==> flow/design.v <==
module fpmultiplier (output logic [31:0] product, output logic ready,
		input logic [31:0] a, input logic clock, nreset);
enum {activation, start, loada, loadb, check, special, regularcalculation,carries, final_output}state;
logic [31:0] multi_a, multi_b;
logic [47:0] manti_48bit;
logic [22:0] manti_23bit; 
logic [9:0] expon; 
logic sign;
logic infinite_a,NaN_a,zero_a,infinite_b,NaN_b,zero_b; 
assign  infinite_a = (multi_a[30:23]==8'b11111111)&&(multi_a[22:0]==0);
assign  NaN_a = (multi_a[30:23]==8'b11111111)&&(multi_a[22:0]!=0);
assign  zero_a = (multi_a[30:23]==0);
assign  infinite_b = (multi_b[30:23]==8'b11111111)&&(multi_b[22:0]==0);
assign  NaN_b = (multi_b[30:23]==8'b11111111)&&(multi_b[22:0]!=0);
assign  zero_b = (multi_b[30:23]==0); 
always_ff @(posedge clock, negedge nreset)
if (~nreset)
  begin 
  product <=0;
  multi_a <= 0;
  multi_b <= 0;
  state <= start;
  ready <= 0;
  end
else
begin 
  case (state)
    activation:
           begin
           ready <=1;
           end
    start: 
           begin
           ready <= 0;
           state <= loada;
           end
    loada: 
           begin 
           multi_a <= a;
           state <= loadb;
           end
    loadb: 
           begin
           multi_b <= a;
           state <= check;        
           end
    check:
           begin
           sign <= multi_a[31]^multi_b[31];
           if(NaN_a||infinite_a||zero_a||NaN_b||infinite_b||zero_b)
           state <= special;
           else
           state <= regularcalculation;
           end
    special:
           begin
            state <= final_output;
            if (NaN_a||NaN_b) 
              begin
              expon <= 10'b0011111111;
              manti_23bit <= 1;
              end
            else if (infinite_a||infinite_b) 
              begin
              if (zero_a|zero_b)  
                begin
                expon <= 10'b0011111111;
                manti_23bit <= 1;  
                end
              else 
                begin
                expon <= 10'b0011111111;
                manti_23bit <= 0;
                end
              end
            else 
              begin 
              expon <= 10'b0000000000;
              manti_23bit <= 0;
              end
           end
    regularcalculation:
           begin
           state <= carries;
           sign <= multi_a[31]^multi_b[31];
           manti_48bit <= {1'b1, {multi_a[22:0]}}*{1'b1, {multi_b[22:0]}};
           expon <= {2'b00,multi_a[30:23]}+{2'b00,multi_b[30:23]}-10'd127; 
           end 
    carries:
           begin 
           state <= final_output;
           if (manti_48bit[47]==1)  
             begin
             expon <= expon + 1'b1; 
             manti_48bit <= manti_48bit>>1|{{25{1'b0}},1'b1,{22{1'b0}}}; 
             end
           else
             begin  
             manti_48bit <= manti_48bit|{{25{1'b0}},1'b1,{22{1'b0}}}; 
             end
           end
    final_output:
           begin 
           ready <= 1;
           state <= start;        
           if (NaN_a||infinite_a||zero_a||NaN_b||infinite_b||zero_b)
             product <= {sign,expon[7:0],manti_23bit};
           else if ($signed(expon) >= 255)
             product <= {sign,8'b11111111,23'd0};
           else if ($signed(expon) <= 0)
             product <= {sign,31'd0};
           else 
             product <= {sign,expon[7:0],manti_48bit[45:23]};
           end 
  endcase
end
endmodule
Reports on fpmultiplier
Each step is given for the RTL above and for the edited RTL.
Lines under "before" count in the file above, lines under "after" in the edited file.
"change": "after" minus "before" as printed here.
{"block": "inputs", "top_module": "fpmultiplier", "clk_port": "clock", "lib": "sky130hd", "pvt_corner": "tt_025C_1v80"}

The edit
Unified diff, file above to edited file.
A script made this edit. It changes what the design does and was not meant as an optimisation.
begin of diff
@@ -11,5 +11,7 @@
 assign  NaN_a = (multi_a[30:23]==8'b11111111)&&(multi_a[22:0]!=0);
 assign  zero_a = (multi_a[30:23]==0);
-assign  infinite_b = (multi_b[30:23]==8'b11111111)&&(multi_b[22:0]==0);
+logic infinite_b_reg;
+always_ff @(posedge clock) infinite_b_reg <= (multi_b[30:23]==8'b11111111)&&(multi_b[22:0]==0);
+assign infinite_b = infinite_b_reg;
 assign  NaN_b = (multi_b[30:23]==8'b11111111)&&(multi_b[22:0]!=0);
 assign  zero_b = (multi_b[30:23]==0); 
end of diff

Word level
Yosys after proc, flatten, opt, wreduce and memory -nomap, before mapping. Memory bits, and registers merged into a memory's read port (data or address), are not among the register bits. Print and check cells are not counted. Equal cells are merged and count once.
{"block": "bits", "element": "regBits", "before": 211, "after": 212, "change": 1}
{"block": "bits", "element": "latch_bits", "before": 0, "after": 0, "change": 0}
{"block": "bits", "element": "mem_bits_rw", "before": 0, "after": 0, "change": 0}
{"block": "bits", "element": "mem_bits_ro", "before": 0, "after": 0, "change": 0}
{"block": "bits", "element": "clocked_rd_ports_x_width", "before": 0, "after": 0, "change": 0}
{"block": "bits", "element": "mem_count", "before": 0, "after": 0, "change": 0}
{"block": "bits", "element": "in_bits", "before": 34, "after": 34, "change": 0}
{"block": "bits", "element": "out_inout_bits", "before": 33, "after": 33, "change": 0}
{"block": "bits", "element": "word_cells", "before": 76, "after": 77, "change": 1}
{"block": "classes", "element": "n_addsub", "before": 3, "after": 3, "change": 0}
{"block": "classes", "element": "multipliers", "before": 1, "after": 1, "change": 0}
{"block": "classes", "element": "div_mod_pow", "before": 0, "after": 0, "change": 0}
{"block": "classes", "element": "compare", "before": 2, "after": 2, "change": 0}
{"block": "classes", "element": "n_eq", "before": 11, "after": 11, "change": 0}
{"block": "classes", "element": "n_shift", "before": 0, "after": 0, "change": 0}
{"block": "classes", "element": "muxes", "before": 14, "after": 14, "change": 0}
{"block": "classes", "element": "bitwise", "before": 3, "after": 3, "change": 0}
{"block": "classes", "element": "n_reduce_logical", "before": 31, "after": 31, "change": 0}
Operator kinds equal on both sides are left out: 37.

Logic depth
Yosys ltp: most cells in a row. Word level: on the elaborated netlist, between registers, memories and ports. Mapped: between sequential cells and ports; inverters and the memories' decode and read muxes count.
{"block": "depth", "element": "depth_word", "before": 9, "after": 9, "change": 0}
{"block": "depth", "element": "ABC_AREA", "before": "0", "after": "0"}
{"block": "depth", "element": "depth_mapped", "before": 26, "after": 26, "change": 0}
{"block": "depth", "element": "ltp_nobuf", "before": 24, "after": 24, "change": 0}

Mapped cells and area
Yosys stat after the flow's synthesis: flattened, memories mapped to cells. It holds for the ABC_AREA given above (unset counts as 0); a run with the other value may have another netlist.
{"block": "mapped", "element": "cells", "before": 2587, "after": 2557, "change": -30}
{"block": "mapped", "element": "area_um2", "before": 24511.0, "after": 24333.3, "change": -177.7}
{"block": "mapped", "element": "seqArea_um2", "before": 3739.8, "after": 3759.9, "change": 20.1}
{"block": "mapped", "element": "flip_flops", "before": 142, "after": 143, "change": 1}
{"block": "mapped", "element": "n_buf", "before": 122, "after": 122, "change": 0}
{"block": "by_type", "cell": "sky130_fd_sc_hd__nand2_1", "before": 347, "after": 337, "change": -10}
{"block": "by_type", "cell": "sky130_fd_sc_hd__o31ai_1", "before": 10, "after": 2, "change": -8}
{"block": "by_type", "cell": "sky130_fd_sc_hd__a21o_1", "before": 20, "after": 13, "change": -7}
{"block": "by_type", "cell": "sky130_fd_sc_hd__xnor2_1", "before": 18, "after": 25, "change": 7}
{"block": "by_type", "cell": "sky130_fd_sc_hd__o21ai_1", "before": 5, "after": 12, "change": 7}
{"block": "by_type", "cell": "sky130_fd_sc_hd__nor3_1", "before": 15, "after": 9, "change": -6}
{"block": "by_type", "cell": "sky130_fd_sc_hd__nand3_1", "before": 14, "after": 19, "change": 5}
{"block": "by_type", "cell": "sky130_fd_sc_hd__o211ai_1", "before": 8, "after": 3, "change": -5}
{"block": "by_type", "cell": "sky130_fd_sc_hd__a21boi_0", "before": 5, "after": 0, "change": -5}
{"block": "by_type", "cell": "sky130_fd_sc_hd__nor3b_1", "before": 5, "after": 0, "change": -5}
{"block": "by_type", "cell": "sky130_fd_sc_hd__and3_1", "before": 2, "after": 7, "change": 5}
{"block": "by_type", "cell": "sky130_fd_sc_hd__nor2b_1", "before": 7, "after": 3, "change": -4}
{"block": "by_type", "cell": "sky130_fd_sc_hd__clkbuf_1", "before": 117, "after": 114, "change": -3}
{"block": "by_type", "cell": "sky130_fd_sc_hd__nor4b_1", "before": 4, "after": 1, "change": -3}
{"block": "by_type", "cell": "sky130_fd_sc_hd__o21a_1", "before": 3, "after": 6, "change": 3}
{"block": "by_type", "cell": "sky130_fd_sc_hd__o21ai_0", "before": 42, "after": 44, "change": 2}
{"block": "by_type", "cell": "sky130_fd_sc_hd__o21bai_1", "before": 10, "after": 12, "change": 2}
{"block": "by_type", "cell": "sky130_fd_sc_hd__a221o_1", "before": 8, "after": 10, "change": 2}
Cell types equal on both sides are left out: 11.
The list need not be complete.

Path before layout
OpenSTA on the mapped netlist: ideal clock, no wires. The path of least setup slack (recovery checks aside). Input and output delay are each 20% of the period. Register names are those of the netlist, which keeps one name where synthesis merged equal registers.
{"block": "synth_path", "element": "path_type", "before": "flip-flop to flip-flop", "after": "flip-flop to flip-flop"}
{"block": "synth_path", "element": "startpoint", "before": "register multi_a[7]", "after": "register multi_b[4]"}
{"block": "synth_path", "element": "endpoint", "before": "register manti_48bit[45]", "after": "register manti_48bit[39]"}
{"block": "synth_path", "element": "period_ns", "before": 9.0, "after": 9.0, "change": 0.0}
{"block": "synth_path", "element": "setup_ns", "before": 0.265, "after": 0.260, "change": -0.005}
{"block": "synth_path", "element": "t_first_pin_ns", "before": 0.000, "after": 0.000, "change": 0.000}
{"block": "synth_path", "element": "arrival_time_ns", "before": 6.445, "after": 6.496, "change": 0.051}
{"block": "synth_path", "element": "t_required_ns", "before": 8.735, "after": 8.740, "change": 0.005}
{"block": "synth_path", "element": "setup_slack_ns", "before": 2.290, "after": 2.245, "change": -0.045}
{"block": "synth_path", "element": "path_delay_ns", "before": 6.710, "after": 6.756, "change": 0.046}
{"block": "synth_path", "element": "path_stages", "before": 24, "after": 27, "change": 3}
{"block": "synth_path", "element": "n_path_buf", "before": 2, "after": 2, "change": 0}
{"block": "synth_path", "element": "period_less_setup_slack_ns", "before": 6.71, "after": 6.755, "change": 0.045}
"path_delay_ns" = arrival - input delay + setup time.
"path_stages" counts driving pins, that of a launching flip-flop among them; a cell with two outputs on the path counts twice.
"period_less_setup_slack_ns" is the clock period less the worst setup slack; recovery checks do not enter. This is arithmetic on one report: input and output delays are still those of the set period (20% each).
Between the ends stands the longest chain of elaborated cells between them, by number of cells; it is not shown to be the way that was timed. Of several equally long chains one is given.
Each line given opens the expression or statement behind the cell; cells for indexed reads and writes are added by Yosys, which also makes memories of some case tables.
At most two assigning lines are given for a register; there are more.
{"block": "synth_via_before", "path_cell_list": "sky130_fd_sc_hd__dfrtp_1 > sky130_fd_sc_hd__clkbuf_1 > sky130_fd_sc_hd__clkbuf_1 > sky130_fd_sc_hd__nand2_1 > sky130_fd_sc_hd__fa_1 > sky130_fd_sc_hd__inv_1 > sky130_fd_sc_hd__fa_1 > sky130_fd_sc_hd__inv_1 > sky130_fd_sc_hd__fa_1 > sky130_fd_sc_hd__inv_1 > sky130_fd_sc_hd__fa_1 > sky130_fd_sc_hd__fa_1 > sky130_fd_sc_hd__fa_1 > sky130_fd_sc_hd__inv_1 > sky130_fd_sc_hd__fa_1 > sky130_fd_sc_hd__inv_1 > sky130_fd_sc_hd__ha_1 > sky130_fd_sc_hd__nand4_1 > sky130_fd_sc_hd__nor4_4 > sky130_fd_sc_hd__o211ai_2 > sky130_fd_sc_hd__a21bo_4 > sky130_fd_sc_hd__a21o_1 > sky130_fd_sc_hd__a2111oi_4 > sky130_fd_sc_hd__nor3_1", "elab_chain_cells": 2, "cells_between": 2, "cone_lines": 2, "classes_between": "mul: 1; mux: 1"}
{"block": "synth_rtl_before", "element": "from (decl)", "line_no": 4, "rtl": "logic [31:0] multi_a, multi_b;"}
{"block": "synth_rtl_before", "element": "from (assign)", "line_no": 20, "rtl": "multi_a <= 0;"}
{"block": "synth_rtl_before", "element": "from (assign)", "line_no": 39, "rtl": "multi_a <= a;"}
{"block": "synth_rtl_before", "element": "multiplier 24 x 24 -> 48 bit", "line_no": 86, "rtl": "manti_48bit <= {1'b1, {multi_a[22:0]}}*{1'b1, {multi_b[22:0]}};"}
{"block": "synth_rtl_before", "element": "parallel mux 48 bit (select 2 bit)", "line_no": 27, "rtl": "case (state)"}
{"block": "synth_rtl_before", "element": "to (assign)", "line_no": 86}
{"block": "synth_rtl_before", "element": "to (assign)", "line_no": 95, "rtl": "manti_48bit <= manti_48bit>>1|{{25{1'b0}},1'b1,{22{1'b0}}};"}
{"block": "synth_rtl_before", "element": "to (decl)", "line_no": 5, "rtl": "logic [47:0] manti_48bit;"}
{"block": "synth_via_after", "path_cell_list": "sky130_fd_sc_hd__dfrtp_1 > sky130_fd_sc_hd__clkbuf_1 > sky130_fd_sc_hd__clkbuf_1 > sky130_fd_sc_hd__nand2_1 > sky130_fd_sc_hd__fa_1 > sky130_fd_sc_hd__inv_1 > sky130_fd_sc_hd__fa_1 > sky130_fd_sc_hd__inv_1 > sky130_fd_sc_hd__fa_1 > sky130_fd_sc_hd__inv_1 > sky130_fd_sc_hd__fa_1 > sky130_fd_sc_hd__inv_1 > sky130_fd_sc_hd__fa_1 > sky130_fd_sc_hd__inv_1 > sky130_fd_sc_hd__fa_1 > sky130_fd_sc_hd__inv_1 > sky130_fd_sc_hd__fa_1 > sky130_fd_sc_hd__inv_1 > sky130_fd_sc_hd__ha_1 > sky130_fd_sc_hd__and3_1 > sky130_fd_sc_hd__and3_4 > sky130_fd_sc_hd__a221oi_2 > sky130_fd_sc_hd__o32ai_4 > sky130_fd_sc_hd__o2111ai_4 > sky130_fd_sc_hd__nand2_1 > sky130_fd_sc_hd__xor2_1 > sky130_fd_sc_hd__mux2_2", "elab_chain_cells": 2, "cells_between": 2, "cone_lines": 2, "classes_between": "mul: 1; mux: 1"}
{"block": "synth_rtl_after", "element": "from (decl)", "line_no": 4, "rtl": "logic [31:0] multi_a, multi_b;"}
{"block": "synth_rtl_after", "element": "from (assign)", "line_no": 23, "rtl": "multi_b <= 0;"}
{"block": "synth_rtl_after", "element": "from (assign)", "line_no": 46, "rtl": "multi_b <= a;"}
{"block": "synth_rtl_after", "element": "multiplier 24 x 24 -> 48 bit", "line_no": 88, "rtl": "manti_48bit <= {1'b1, {multi_a[22:0]}}*{1'b1, {multi_b[22:0]}};"}
{"block": "synth_rtl_after", "element": "parallel mux 48 bit (select 2 bit)", "line_no": 29, "rtl": "case (state)"}
{"block": "synth_rtl_after", "element": "to (assign)", "line_no": 88}
{"block": "synth_rtl_after", "element": "to (assign)", "line_no": 97, "rtl": "manti_48bit <= manti_48bit>>1|{{25{1'b0}},1'b1,{22{1'b0}}};"}
{"block": "synth_rtl_after", "element": "to (decl)", "line_no": 5, "rtl": "logic [47:0] manti_48bit;"}

Worst path after layout
From the final timing report of the runs of pair A: the path of least setup slack in the routed layout; clock arrival at registers is part of the times.
{"block": "layout_path", "element": "path_type", "before": "flip-flop to flip-flop", "after": "flip-flop to flip-flop"}
{"block": "layout_path", "element": "startpoint", "before": "register multi_b[3]", "after": "register multi_b[5]"}
{"block": "layout_path", "element": "endpoint", "before": "register manti_48bit[36]", "after": "register manti_48bit[46]"}
{"block": "layout_path", "element": "period_ns", "before": 8.27, "after": 8.27, "change": 0.00}
{"block": "layout_path", "element": "setup_ns", "before": 0.18, "after": 0.25, "change": 0.07}
{"block": "layout_path", "element": "t_first_pin_ns", "before": 0.42, "after": 0.42, "change": 0.00}
{"block": "layout_path", "element": "arrival_time_ns", "before": 7.77, "after": 7.77, "change": 0.00}
{"block": "layout_path", "element": "t_required_ns", "before": 8.50, "after": 8.45, "change": -0.05}
{"block": "layout_path", "element": "setup_slack_ns", "before": 0.74, "after": 0.68, "change": -0.06}
{"block": "layout_path", "element": "path_stages", "before": 22, "after": 23, "change": 1}
{"block": "layout_path", "element": "n_path_buf", "before": 0, "after": 0, "change": 0}
Between the ends stands the longest chain of elaborated cells between them, by number of cells; it is not shown to be the way that was timed. Of several equally long chains one is given.
At most two assigning lines are given for a register; there are more.
{"block": "layout_via_before", "path_cell_list": "sky130_fd_sc_hd__dfrtp_1 > sky130_fd_sc_hd__nand2_1 > sky130_fd_sc_hd__fa_1 > sky130_fd_sc_hd__inv_1 > sky130_fd_sc_hd__fa_1 > sky130_fd_sc_hd__inv_1 > sky130_fd_sc_hd__fa_1 > sky130_fd_sc_hd__fa_1 > sky130_fd_sc_hd__inv_1 > sky130_fd_sc_hd__fa_1 > sky130_fd_sc_hd__fa_1 > sky130_fd_sc_hd__inv_1 > sky130_fd_sc_hd__fa_1 > sky130_fd_sc_hd__inv_1 > sky130_fd_sc_hd__ha_1 > sky130_fd_sc_hd__nand2_1 > sky130_fd_sc_hd__or4_1 > sky130_fd_sc_hd__a311oi_2 > sky130_fd_sc_hd__a21oi_1 > sky130_fd_sc_hd__nor2_1 > sky130_fd_sc_hd__a311oi_1 > sky130_fd_sc_hd__o31ai_1", "elab_chain_cells": 2, "cells_between": 2, "cone_lines": 2, "classes_between": "mul: 1; mux: 1"}
{"block": "layout_rtl_before", "element": "from (decl)", "line_no": 4, "rtl": "logic [31:0] multi_a, multi_b;"}
{"block": "layout_rtl_before", "element": "from (assign)", "line_no": 21, "rtl": "multi_b <= 0;"}
{"block": "layout_rtl_before", "element": "from (assign)", "line_no": 44, "rtl": "multi_b <= a;"}
{"block": "layout_rtl_before", "element": "multiplier 24 x 24 -> 48 bit", "line_no": 86, "rtl": "manti_48bit <= {1'b1, {multi_a[22:0]}}*{1'b1, {multi_b[22:0]}};"}
{"block": "layout_rtl_before", "element": "parallel mux 48 bit (select 2 bit)", "line_no": 27, "rtl": "case (state)"}
{"block": "layout_rtl_before", "element": "to (assign)", "line_no": 86}
{"block": "layout_rtl_before", "element": "to (assign)", "line_no": 95, "rtl": "manti_48bit <= manti_48bit>>1|{{25{1'b0}},1'b1,{22{1'b0}}};"}
{"block": "layout_rtl_before", "element": "to (decl)", "line_no": 5, "rtl": "logic [47:0] manti_48bit;"}
{"block": "layout_via_after", "path_cell_list": "sky130_fd_sc_hd__dfrtp_1 > sky130_fd_sc_hd__nand2_1 > sky130_fd_sc_hd__fa_1 > sky130_fd_sc_hd__inv_1 > sky130_fd_sc_hd__fa_1 > sky130_fd_sc_hd__inv_1 > sky130_fd_sc_hd__fa_1 > sky130_fd_sc_hd__fa_1 > sky130_fd_sc_hd__inv_1 > sky130_fd_sc_hd__fa_1 > sky130_fd_sc_hd__fa_1 > sky130_fd_sc_hd__inv_1 > sky130_fd_sc_hd__fa_1 > sky130_fd_sc_hd__inv_1 > sky130_fd_sc_hd__ha_1 > sky130_fd_sc_hd__a21oi_2 > sky130_fd_sc_hd__o21ai_0 > sky130_fd_sc_hd__a21oi_1 > sky130_fd_sc_hd__nand4_1 > sky130_fd_sc_hd__o2111ai_4 > sky130_fd_sc_hd__a21boi_1 > sky130_fd_sc_hd__a221oi_2 > sky130_fd_sc_hd__mux2i_1", "elab_chain_cells": 2, "cells_between": 2, "cone_lines": 2, "classes_between": "mul: 1; mux: 1"}
{"block": "layout_rtl_after", "element": "from (decl)", "line_no": 4, "rtl": "logic [31:0] multi_a, multi_b;"}
{"block": "layout_rtl_after", "element": "from (assign)", "line_no": 23, "rtl": "multi_b <= 0;"}
{"block": "layout_rtl_after", "element": "from (assign)", "line_no": 46, "rtl": "multi_b <= a;"}
{"block": "layout_rtl_after", "element": "multiplier 24 x 24 -> 48 bit", "line_no": 88, "rtl": "manti_48bit <= {1'b1, {multi_a[22:0]}}*{1'b1, {multi_b[22:0]}};"}
{"block": "layout_rtl_after", "element": "parallel mux 48 bit (select 2 bit)", "line_no": 29, "rtl": "case (state)"}
{"block": "layout_rtl_after", "element": "to (assign)", "line_no": 88}
{"block": "layout_rtl_after", "element": "to (assign)", "line_no": 97, "rtl": "manti_48bit <= manti_48bit>>1|{{25{1'b0}},1'b1,{22{1'b0}}};"}
{"block": "layout_rtl_after", "element": "to (decl)", "line_no": 5, "rtl": "logic [47:0] manti_48bit;"}

Flow runs
Both versions went through the flow (Yosys, OpenROAD) with the same settings in each pair. Constraints: input delay and output delay 20% of the set period each, output load 0.01 pF.
{"block": "settings_pair_A", "CORE_UTILIZATION": 40, "PLACE_DENSITY": 0.6, "period_ns": 8.27, "CAP_MARGIN": 20, "CORE_MARGIN": 2, "SLEW_MARGIN": 20}
{"block": "measured_pair_A", "element": "yosys.chip_area_um2", "before": 24511.0, "after": 24333.3, "change": -177.7}
{"block": "measured_pair_A", "element": "dieArea_um2", "before": 63272.4, "after": 62822.9, "change": -449.5}
{"block": "measured_pair_A", "element": "finish.utilization_pct", "before": 44.2, "after": 44.0, "change": -0.2}
{"block": "measured_pair_A", "element": "fin_ws_ns", "before": 0.736, "after": 0.681, "change": -0.055}
{"block": "measured_pair_A", "element": "tns_setup_ns", "before": 0.000, "after": 0.000, "change": 0.000}
{"block": "measured_pair_A", "element": "fin_hold_ws_ns", "before": 0.396, "after": 0.396, "change": 0.000}
{"block": "measured_pair_A", "element": "power.total_uw", "before": 1511, "after": 1514, "change": 3}
{"block": "measured_pair_A", "element": "achieved_clock_period_ns", "before": 7.534, "after": 7.589, "change": 0.055}
{"block": "settings_pair_B", "ABC_AREA": 0, "CELL_PAD_IN_SITES_DETAIL_PLACEMENT": 0, "CELL_PAD_IN_SITES_GLOBAL_PLACEMENT": 1, "CORE_UTILIZATION": 15, "GPL_ROUTABILITY_DRIVEN": 1, "GPL_TIMING_DRIVEN": 0, "PLACE_DENSITY_LB_ADDON": 0.15, "period_ns": 9.96, "CAP_MARGIN": 20, "CORE_MARGIN": 2, "SLEW_MARGIN": 20}
{"block": "measured_pair_B", "element": "yosys.chip_area_um2", "before": 24511.0, "after": 24333.3, "change": -177.7}
{"block": "measured_pair_B", "element": "dieArea_um2", "before": 166656.0, "after": 165462.0, "change": -1194.0}
{"block": "measured_pair_B", "element": "finish.utilization_pct", "before": 17.6, "after": 17.7, "change": 0.1}
{"block": "measured_pair_B", "element": "fin_ws_ns", "before": 0.337, "after": 0.686, "change": 0.349}
{"block": "measured_pair_B", "element": "tns_setup_ns", "before": 0.000, "after": 0.000, "change": 0.000}
{"block": "measured_pair_B", "element": "fin_hold_ws_ns", "before": 0.375, "after": 0.379, "change": 0.004}
{"block": "measured_pair_B", "element": "power.total_uw", "before": 1275, "after": 1284, "change": 9}
{"block": "measured_pair_B", "element": "achieved_clock_period_ns", "before": 9.623, "after": 9.274, "change": -0.349}
By "achieved_clock_period_ns" is meant the clock period of the run minus its worst setup slack. This is arithmetic on one report: input and output delays are still those of the set period (20% each).
By "power.total_uw" is meant OpenSTA's value without simulated activity: inputs other than the clock are taken to toggle once in ten clock periods, and the tool carries that through the logic.
